==> flow/design.v <==
`timescale 1ns / 1ps
module fifo
(
 input we,  
 input re,
 input clk,
 input rst,
 input [7:0] data_in,
 output full,
 output reg [7:0] data_o,
 output  empty
);
integer i;
reg [4:0] pr,pw;
reg [7:0] mem [31:0];
assign empty = (pw == pr);
assign full  = ((pw + 5'd1) == pr);
 always@(posedge clk )
begin
 if(!rst)
  begin
   pr<=5'd1;
   pw<=5'd1;
   for(i=0;i<=31;i=i+1)
    begin
      mem[i]<=8'b0;
    end
  end
else
begin
  if(re&&!empty)
   begin
     data_o<=mem[pr];
     pr<=pr+5'd1;
   end
  if(we&&!full )
   begin
     mem[pw]<=data_in;
     pw<=pw+5'd1;
   end
end
end
endmodule
`timescale 1ns / 1ps
module UART_User_interface(
input [7:0]data_in,
input [2:0]addr,
input wr_en,
input rd_en,
input rst,
input clk,
input fifo_full,
output reg [7:0]AXI_data_out,
output reg [7:0]data_fifo,
output reg fifo_wr_en,
output     [7:0]reg_array0,
output     [7:0]reg_array1,
output     [7:0]reg_array3,
output     [7:0]reg_array4
    );
 reg [7:0] mem [0:7];
assign reg_array0=mem[0];    
assign reg_array1=mem[1];    
assign reg_array3=mem[3];    
assign reg_array4=mem[4];    
always @ (posedge clk) begin
 if (!rst) begin
   mem[0] <= 8'b0;
   mem[1] <= 8'b0;
   mem[2] <= 8'b0;
   mem[3] <= 8'b0;
   mem[4] <= 8'b0;
   mem[5] <= 8'b0;
   mem[6] <= 8'b0;
   mem[7] <= 8'b0;
   AXI_data_out <= 8'b0;
   data_fifo <= 8'b0;
   fifo_wr_en <= 1'b0;
    end
 else begin
   if (wr_en) 
      begin
       mem[addr] <= data_in;
       AXI_data_out <= 0;
         if (addr== 3'b000&& !fifo_full && reg_array3[7] == 0)
         begin                              
            fifo_wr_en <= 1'b1;             
            data_fifo <= data_in;
            mem[5] <= 8'b11111101;
         end 
         else 
         begin
            mem[5]<= 8'b11111111;
            fifo_wr_en <= 1'b0;
            data_fifo <= 8'b0;
         end  
   end	  
   else if (rd_en) begin
	       AXI_data_out <= mem[addr];
	       fifo_wr_en <= 1'b0;
   end
   else begin
	      AXI_data_out <= 0;
	      fifo_wr_en <= 1'b0;
	      mem[5]<= 8'b11111111;
   end	 
 end
end
endmodule
`timescale 1ns / 1ps
module c_div
(
input control,               
input clk_cpu,               
input rst,
input [7:0] tx,              
input [7:0] rate,            
output reg baud_clock,       
output reg baud_tick         
);
reg [15:0] value_rate;
reg  [22:0] int_counter;
reg generate_clk;
always @( posedge clk_cpu)
begin
	if (!rst)
		begin
         value_rate <=16'b0;
		 int_counter <= 0;
	     baud_clock <=1;
         generate_clk <= 0;
         baud_tick <= 0;
		end
    else if (control) begin
         value_rate <= {rate,tx};
         generate_clk <= 1;
         baud_tick <= 0;
    end
    else if (generate_clk) begin
	      if (int_counter == ((value_rate/2)))   
		     begin
		      int_counter <= 0;
		      baud_clock <= ~baud_clock;
		      baud_tick <= ~baud_clock;
		      end
	      else begin
		      int_counter <= int_counter + 1;
		      baud_tick <= 0;
	      end
          end
    else begin
             value_rate <= 16'b0;
		     int_counter <= 0;
	         baud_clock <=1;
	         baud_tick <= 0;
         end
end
endmodule
`timescale 1ns / 1ps
module Process(
    input LCR0,                            
    input LCR1,
    input LCR2,                            
    input LCR3,                            
    input LCR4,                           
    input LCR5,
    input [7:0] data_in,  
    input fifo_empty,                      
    input clk,
    input reset,
    input tx_ready,                       
    output reg  fifo_read,                
    output reg [8:0] data_out,  
    output reg  [3:0] data_length,
    output reg [1:0] num_stop_bit,     
    output reg data_out_active         
    );
 reg  [3:0] data_in_length ;
 reg [7:0] data;
 reg [2:0] state;
 reg [2:0] next_state;
 reg parity;
 parameter  IDLE = 1'b0;
 parameter  data_processing = 1'b1;
always @(posedge clk)
begin
  if (reset==0)  state<= IDLE;
  else           state<= next_state;
end
always @*
 begin
   data_out_active =  0;
   data_out =0;
   num_stop_bit =0;
   data_length =0;
   fifo_read = 0;
   data = 0;
   data_in_length = 0;
   parity = 0;
   next_state = IDLE;
   case (state)
   IDLE:
     begin
    if ( fifo_empty == 0 && tx_ready)   
       begin                            
      fifo_read = 1;                     
     next_state = data_processing ;
       end
 end
data_processing:
    begin
    data_out_active=1;
 case({LCR0,LCR1})               
      2'b00:   begin data_in_length =5; data = {3'b000, data_in[4:0]}; end
      2'b01:   begin data_in_length =6; data = {2'b00,  data_in[5:0]}; end
      2'b10:   begin data_in_length =7; data = {1'b0,   data_in[6:0]}; end
      default: begin data_in_length =8; data = data_in;               end
 endcase
 parity = (^data) ^ LCR5;
     if (LCR3==1)
 begin
      data_length = data_in_length + 4'd1 ;
      data_out = {1'b0,data} | ({8'b0,parity} << data_in_length) ;
     end
 else
      begin
      data_length =  data_in_length;
      data_out = {1'b0,data};
      end
 case (LCR2)                             
 1'b0:    num_stop_bit=2'b01;    
 default: begin
        case({LCR0,LCR1})
        2'b00:   num_stop_bit=2'b10 ;     
        default: num_stop_bit= 2'b11 ;    
        endcase
     end
endcase
    if(!tx_ready)
       next_state=  IDLE;
    else
       next_state=  data_processing ;
    end
 default: begin
    next_state = IDLE;
 end
endcase
 end
endmodule
`timescale 1ns / 1ps
module transmitter(
    input [8:0] data_in,           
    input [1:0] num_stop_bit,
    input reset,
    input [3:0] data_length,            
    input MCR1,                   
    input clk,                   
    input baud_tick,             
    input data_valid ,            
    input n_CTS ,
    output reg  serial_data_out,
    output reg  n_RTS,                       
    output reg  tx_done,          
    output tx_ready              
    );
  reg  [9:0] data;
  reg [13:0] clk_counter;
  reg [3:0] length;
  reg [3:0] bit_counter;  
  reg start_transmit;
  reg tx;
  assign tx_ready = !tx_done;
always @(posedge clk)
 begin
   if (!reset) begin
        data <= 0;
        length <= 0;
        clk_counter <=0;
        bit_counter <= 0;
        n_RTS <= 1;
        tx_done <=0;
        serial_data_out <= 1;
        tx <=1;
       end
   else if (!baud_tick) begin
   end
   else if (data_valid && MCR1 && tx && !n_CTS) begin
         data <= {data_in[8:0],1'b0};      
         length <= data_length;
         bit_counter <= 0;
         tx_done <= 0;
         n_RTS <= 1;    
         tx <=0;
   end 
  else if ( MCR1 && !tx)begin
    n_RTS <= 0;   
    if (bit_counter <= length) begin
       if (clk_counter == 15) begin              
          clk_counter <=  0;                     
          bit_counter <= bit_counter + 1;
          serial_data_out <= data[0];
          data <= {1'b0,data[9:1]};
          end
       else  begin
          serial_data_out <= data[0];
          clk_counter <= clk_counter +1;
        end      
     end
    else begin
     n_RTS <= 0;
        case (num_stop_bit)
      2'b01: begin
           if (clk_counter == 15)begin             
             clk_counter <=  0;
             tx_done <= 1;
             tx<=1;       
             serial_data_out <= 1;
              end
           else  begin
             serial_data_out <=1;
             clk_counter <= clk_counter +1;            
           end
       end
      2'b10:begin                         
           if (clk_counter == 23)begin            
             clk_counter <=  0;
             tx_done <= 1;
             tx<=1;     
             serial_data_out <=1;
              end
           else  begin
             clk_counter <= clk_counter +1;
              serial_data_out <=1;              
              end         
       end
    2'b11:begin
           if (clk_counter == 31)begin             
             clk_counter <=  0;
             tx_done <= 1;
             tx<=1;      
             serial_data_out <=1;
              end
           else  begin
             clk_counter <= clk_counter +1;
             serial_data_out <=1;             
              end         
      end
    default begin
           if (clk_counter == 15)begin             
             clk_counter <=  0;
             tx_done <= 1;
             tx<=1;         
             serial_data_out <=1;
              end
           else  begin
             clk_counter <= clk_counter +1; 
             serial_data_out <=1;            
              end       
     end
     endcase
    end    
 end
 else begin
       data <= 0;
       length <= 0;
       clk_counter <=0;
       bit_counter <= 0;
       n_RTS <= 1;
       tx_done <=0;
       serial_data_out <= 1;
       tx <= 1;
 end 
end
endmodule
`timescale 1ns / 1ps
module UART_Top_Module(
input clk,                      
input rst,                      
input [7:0] data_in,            
input wr_en,rd_en,              
input [2:0] address,            
output  [7:0]data_o,            
output  serial_data_out,        
output  n_RTS,                  
output  tx_done,                
input   n_CTS                 
);
wire b1;
wire [7:0]b2;
wire b3;
wire [7:0]ar0;
wire [7:0]ar1;
wire [7:0]ar3;
wire [7:0]ar4;
wire e1, e2;
wire [8:0]e3;
wire [1:0]e4;
wire [3:0]e5;
wire e6;
wire c1, c3;
wire [7:0]c2;
wire  d1, d2;
assign tx_done = e6;
 UART_User_interface UI1 ( .clk(clk), .rst(rst),
  .wr_en(wr_en), .rd_en(rd_en), .data_in(data_in)
  , .addr(address), .fifo_full(b1),
  .data_fifo(b2), .fifo_wr_en(b3), .AXI_data_out(data_o),
  .reg_array0(ar0), .reg_array1(ar1), .reg_array3(ar3)
  , .reg_array4(ar4)
  );
  fifo F1( .clk(clk), .rst(rst),
  .we(b3), .data_in(b2), .re(c1),
  .full(b1), .data_o(c2), .empty(c3));
  c_div CD1( .rst(rst),
  .clk_cpu(clk), .tx(ar0), .rate(ar1), .control(ar3[7]),
  .baud_clock(d1), .baud_tick(d2));
  Process pr(
  .clk(clk), 
  .reset(rst),
  .data_in(c2), 
  .fifo_empty(c3), 
  .tx_ready(e1),
  .LCR0(ar3[0]), 
  .LCR1(ar3[1]),
  .LCR2(ar3[2]),
  .LCR3(ar3[3]),
  .LCR4(ar3[4]),
  .LCR5(ar3[5]),
  .fifo_read(c1), 
  .data_out_active(e2),
  .data_out(e3), 
  .num_stop_bit(e4),
  .data_length(e5));
  transmitter TX(  .reset(rst),
  .data_valid(e2), .data_in(e3), .num_stop_bit(e4), .data_length(e5), .MCR1(ar4[1]), .clk(clk), .baud_tick(d2),
  .serial_data_out(serial_data_out), .n_RTS(n_RTS), .tx_done(e6),.tx_ready(e1),.n_CTS(n_CTS));
 endmodule
From RTL to reports: UART_Top_Module. Tool output for the design above, in the order of the flow. Line numbers count from 1 in the design file above. Operators: Yosys type, input widths -> output width; for muxes data width and select width s. Cell names lack the library's common part. A cell with n/a has no value.

Design top: UART_Top_Module. Clock port: clk. Cell library: sky130hd. Library corner: tt_025C_1v80.

Word-level counts. Source: Yosys, flattened and elaborated, memories not mapped. Widths are those after wreduce. Registers that Yosys merges into a memory's read port (data or address) are not register bits. Print and check cells do not count. Yosys's memory passes give these memory sizes; they may raise the number of words (mostly to a power of two), join words into wider ones and drop unused or constant bits.

The figure for muxes and demuxes is 78. The entry for equal/unequal tests reads 21. The entry for $lt $le $gt $ge reads 1. For add/sub/neg operators the number is 6. Under reductions and logical operators stands 26. For bitwise logic cells the number is 16. The entry for shift operators reads 1.

Operators by type and width (number): $mux 8 (9); $mux 14 (5); $mux 23 (2); $mux 10 (4); $mux 4 (9); $mux 1 (34); $mux 16 (2); $eq 14x5->1 const B (2); $pmux 14 s2 (1); $pmux 8 s3 (1); $add 23x1->23 const B (1); $eq 23x15->1 (1); $mux 9 (2); $add 14x1->14 const B (1); $eq 14x4->1 const B (1); $pmux 4 s3 (1); $add 5x1->5 const B (2); $eq 5x5->1 (2); $mux 5 (2); $logic_and 1x1->1 (9); $shl 1x4->9 (1); $not 1->1 (9); $ne 3x2->1 const B (3); $or 8x9->9 (1); $reduce_and 2->1 (4); $add 4x1->4 const B (2); $ne 4x3->1 const B (2); $reduce_xor 8->1 (1).

Other operator kinds: 22; their cells: 35.

Memory cells: 2. For input port bits the number is 16. Bits in writable memories: 320. For register bits the number is 100. For output and inout bits the number is 11. The figure for elaborated cells is 169.

Memories: F1.mem (depth 32, bits a word 8, line 15) `reg [7:0] mem [31:0];`; UI1.mem (depth 8, bits a word 8, line 61) `reg [7:0] mem [0:7];`.

Depth. Depth = most cells in a row (Yosys ltp): at word level without a register or memory, in the mapped netlist without a sequential cell, where the memories' decode and read muxes count.

Word-level depth: 11. For ABC_AREA the number is 1. Depth in mapped cells: 14. Mapped depth without buffers: 14.

After synthesis. Source: synth_stat.txt of the flow (Yosys; design flattened, memories mapped). It holds for the ABC_AREA given above (unset counts as 0); a run with the other value may have another netlist. The area totals of this step are shown rounded.

For sequential area the number is 0.012 sq mm. The figure for mapped flip-flops is 434. The figure for buffer cells is 115. The entry for cell count reads 2110. The entry for synthesis area reads 0.0201 sq mm.

Cell types: edfxtp_1 (number 328, area in all 9.85E+03 sq um); nor2_1 (number 568, area in all 2.13E+03 sq um); dfxtp_1 (number 106, area in all 2.12E+03 sq um); o21ai_0 (number 212, area in all 1.06E+03 sq um); nand2_1 (number 274, area in all 1.03E+03 sq um); nand3_4 (number 30, area in all 525.504 sq um); inv_1 (number 115, area in all 431.664 sq um); clkbuf_1 (number 97, area in all 364.099 sq um); nand3_1 (number 67, area in all 335.322 sq um); xor2_1 (number 30, area in all 262.752 sq um); a21oi_1 (number 52, area in all 260.25 sq um); o22ai_1 (number 41, area in all 256.496 sq um); o221ai_1 (number 26, area in all 227.718 sq um); ha_1 (number 16, area in all 200.192 sq um); nand4_1 (number 26, area in all 162.656 sq um); nor3_1 (number 21, area in all 105.101 sq um); o211ai_1 (number 12, area in all 90.086 sq um); o21a_1 (number 11, area in all 82.579 sq um).

Not listed: further types 23, cells in them 78.

Path before layout. Path of least setup slack by OpenSTA after synthesis, without wires, with an ideal clock, recovery checks aside; 20% of the period is set as input and as output delay. Where synthesis merged equal registers, the netlist keeps one of their names.

Path kind: register to register. Start point: register F1.pw[0]. End point: memory F1.mem[9][0]. For slack the number is 2.521 ns. For buffers on the path the number is 2. Time at the first pin: 0.000 ns. Under required time stands 4.671 ns. The figure for delay of the path is 2.479 ns. Under stages stands 13. Under arrival time stands 2.150 ns. For clock period the number is 5.0 ns. The figure for setup time is 0.329 ns. The figure for synthesis period reached is 2.479 ns.

"delay of the path" is the arrival time less input delay plus setup time. "stages": output pins that drive a net of the path, with the launching flip-flop's if there is one; two outputs of one cell count as two. "synthesis period reached" is the clock period less the worst setup slack; recovery checks do not enter. This is arithmetic on one report: input and output delays are still those of the set period (20% each). Between the ends stands the longest chain of elaborated cells between them, by number of cells; it is not shown to be the way that was timed. Of several equally long chains one is given. A line is the first line of the expression or statement that the cell stems from. Yosys adds cells for indexed reads and writes and turns some case tables into memories. Only ways into the end's enable, where the timed path ends, are counted here.

Path through: dfxtp_1 -> ha_1 -> buf_6 -> nand2_1 -> o21ai_2 -> o21ai_2 -> xor2_1 -> nand3_2 -> nand2_4 -> nor2_8 -> buf_12 -> nand3_4 -> nand2_1. The entry for length of the longest elaborated chain reads 6. For elaborated cells between the ends (all ways) the number is 8. Those cells by class: add/sub: 1; eq/ne: 1; mux: 4; reduce/logical: 2.

Ends and longest elaborated chain, after synthesis: start: declaration (line 14) `reg [4:0] pr,pw;`; start: assignment (line 23) `pw<=5'd1;`; start: assignment (line 39) `pw<=pw+5'd1;`; $add 5x1->5 (line 17) `assign full  = ((pw + 5'd1) == pr);`; $eq 5x5->1 (line 17); $logic_not 1->1 (line 36) `if(we&&!full )`; $logic_and 1x1->1 (line 36); $mux 5 (line 36); $mux 5 (line 20) `if(!rst)`; end: declaration (line 15) `reg [7:0] mem [31:0];`.

Path in the finished layout. From the final timing report of flow run 1: the path of least setup slack in the routed layout; clock arrival at registers is part of the times.

Path kind: register to register. Start point: register F1.pw[0]. End point: memory F1.mem[5][0]. For clock period the number is 4.74 ns. Under arrival time stands 3.83 ns. The figure for setup time is 0.33 ns. Time at the first pin: 0.62 ns. Under stages stands 12. Under required time stands 5.01 ns. For buffers on the path the number is 1. For slack the number is 1.18 ns.

Between the ends stands the longest chain of elaborated cells between them, by number of cells; it is not shown to be the way that was timed. Of several equally long chains one is given. Only ways into the end's enable, where the timed path ends, are counted here.

Path through: dfxtp_1 -> ha_1 -> nand2_1 -> o21ai_2 -> o21ai_2 -> xor2_1 -> nand3_2 -> nand2_4 -> nor2_8 -> buf_12 -> nand3_2 -> nand2_1. The entry for length of the longest elaborated chain reads 6. For elaborated cells between the ends (all ways) the number is 8. Those cells by class: add/sub: 1; eq/ne: 1; mux: 4; reduce/logical: 2.

Ends and longest elaborated chain, after layout: start: declaration (line 14) `reg [4:0] pr,pw;`; start: assignment (line 23) `pw<=5'd1;`; start: assignment (line 39) `pw<=pw+5'd1;`; $add 5x1->5 (line 17) `assign full  = ((pw + 5'd1) == pr);`; $eq 5x5->1 (line 17); $logic_not 1->1 (line 36) `if(we&&!full )`; $logic_and 1x1->1 (line 36); $mux 5 (line 36); $mux 5 (line 20) `if(!rst)`; end: declaration (line 15) `reg [7:0] mem [31:0];`.

Hand-over note for UART_Top_Module

Record of 6 stored runs of the RTL-to-layout flow on UART_Top_Module, platform sky130hd. The runs are unordered. Constraints: input delay and output delay 20% of the set period each, output load 0.01 pF. "period reached" means the clock period less the worst setup slack. The figure is calculated, with input and output delays left at 20% of the set period. "critical setup path time": the worst setup path's part of the clock period (all of it between registers, 20% less for each end at a port) less its slack. A launch clock that arrives late makes it longer, a capture clock that arrives late makes it shorter. "total power after layout" is the tool's figure for a default switching activity; nothing was simulated. Measured values are rounded.

Flow run 1 has these settings: ABC_AREA 1; CAP_MARGIN 35; CELL_PAD_IN_SITES_GLOBAL_PLACEMENT 0; CORE_MARGIN 9; CORE_UTILIZATION 26; CTS_CLUSTER_DIAMETER 76; MAX_ROUTING_LAYER met5; MIN_ROUTING_LAYER met1; PLACE_DENSITY_LB_ADDON 0.13; SETUP_SLACK_MARGIN 0.57; SLEW_MARGIN 30; period_ns 4.74. The period reached is 3.563 ns. The measured worst setup slack after layout is 1.18 ns. For the synthesized cell area the run shows 0.0201 sq mm. The total power after layout reads 10.2 mW. The sum of negative setup slack stands at 0.000 ns. The measured total die area is 0.0877 sq mm. The critical setup path time reads 3.56 ns. Kind of the worst setup path: register to register. The post-route utilization is 30.2 %.

Flow run 2 has these settings: ABC_AREA 1; CAP_MARGIN 20; CELL_PAD_IN_SITES_DETAIL_PLACEMENT 2; CELL_PAD_IN_SITES_GLOBAL_PLACEMENT 1; CORE_MARGIN 9; CORE_UTILIZATION 20; CTS_CLUSTER_DIAMETER 295; CTS_CLUSTER_SIZE 25; GPL_ROUTABILITY_DRIVEN 0; GPL_TIMING_DRIVEN 1; MAX_ROUTING_LAYER met4; PLACE_DENSITY_LB_ADDON 0.26; SETUP_SLACK_MARGIN 0.37; SLEW_MARGIN 35; TNS_END_PERCENT 65; period_ns 2.92. The period reached is 2.515 ns. The measured worst setup slack after layout is 0.405 ns. For the synthesized cell area the run shows 0.0201 sq mm. The total power after layout reads 14.2 mW. The sum of negative setup slack stands at 0.000 ns. The measured total die area is 0.112 sq mm. The critical setup path time reads 2.51 ns. Kind of the worst setup path: register to register. The post-route utilization is 23.4 %.

Flow run 3 has these settings: CAP_MARGIN 35; CELL_PAD_IN_SITES_DETAIL_PLACEMENT 1; CORE_ASPECT_RATIO 0.82; CORE_UTILIZATION 21; CTS_CLUSTER_DIAMETER 102; CTS_CLUSTER_SIZE 55; GPL_ROUTABILITY_DRIVEN 1; GPL_TIMING_DRIVEN 1; HOLD_SLACK_MARGIN 0.16; MIN_ROUTING_LAYER met2; SLEW_MARGIN 35; TNS_END_PERCENT 85; period_ns 4.14; CORE_MARGIN 2. The period reached is 3.479 ns. The measured worst setup slack after layout is 0.661 ns. For the synthesized cell area the run shows 0.0201 sq mm. The total power after layout reads 9.05 mW. The sum of negative setup slack stands at 0.000 ns. The measured total die area is 0.0982 sq mm. The critical setup path time reads 3.48 ns. Kind of the worst setup path: register to register. The post-route utilization is 23.5 %.

Flow run 4 has these settings: CAP_MARGIN 5; CORE_UTILIZATION 43; CTS_CLUSTER_DIAMETER 102; CTS_CLUSTER_SIZE 55; GPL_ROUTABILITY_DRIVEN 0; GPL_TIMING_DRIVEN 0; MIN_ROUTING_LAYER met2; TNS_END_PERCENT 95; period_ns 4.14; CORE_MARGIN 2; SLEW_MARGIN 20. The period reached is 3.505 ns. The measured worst setup slack after layout is 0.635 ns. For the synthesized cell area the run shows 0.0201 sq mm. The total power after layout reads 9.13 mW. The sum of negative setup slack stands at 0.000 ns. The measured total die area is 0.0485 sq mm. The critical setup path time reads 3.50 ns. Kind of the worst setup path: register to register. The post-route utilization is 46.6 %.

Flow run 5 has these settings: CAP_MARGIN 20; CELL_PAD_IN_SITES_DETAIL_PLACEMENT 2; CORE_ASPECT_RATIO 1.56; CORE_MARGIN 6; CORE_UTILIZATION 21; CTS_CLUSTER_DIAMETER 279; PLACE_DENSITY_LB_ADDON 0.15; SETUP_SLACK_MARGIN -0.1; TNS_END_PERCENT 45; period_ns 2.01; SLEW_MARGIN 20. The period reached is 2.355 ns. The measured worst setup slack after layout is -0.345 ns. For the synthesized cell area the run shows 0.0201 sq mm. The total power after layout reads 24.2 mW. The sum of negative setup slack stands at -100 ns. The measured total die area is 0.103 sq mm. The critical setup path time reads 2.36 ns. Kind of the worst setup path: register to register. The post-route utilization is 28.1 %.

Flow run 6 has these settings: ABC_AREA 0; CELL_PAD_IN_SITES_GLOBAL_PLACEMENT 2; CORE_ASPECT_RATIO 1.12; CORE_UTILIZATION 56; GPL_TIMING_DRIVEN 0; PLACE_DENSITY_LB_ADDON 0.09; TNS_END_PERCENT 60; period_ns 5.34; CAP_MARGIN 20; CORE_MARGIN 2; SLEW_MARGIN 20. The period reached is 3.304 ns. The measured worst setup slack after layout is 2.04 ns. For the synthesized cell area the run shows 0.0201 sq mm. The total power after layout reads 8.59 mW. The sum of negative setup slack stands at 0.000 ns. The measured total die area is 0.0374 sq mm. The critical setup path time reads 2.24 ns. Kind of the worst setup path: input to register. The post-route utilization is 63.5 %.

End of note.
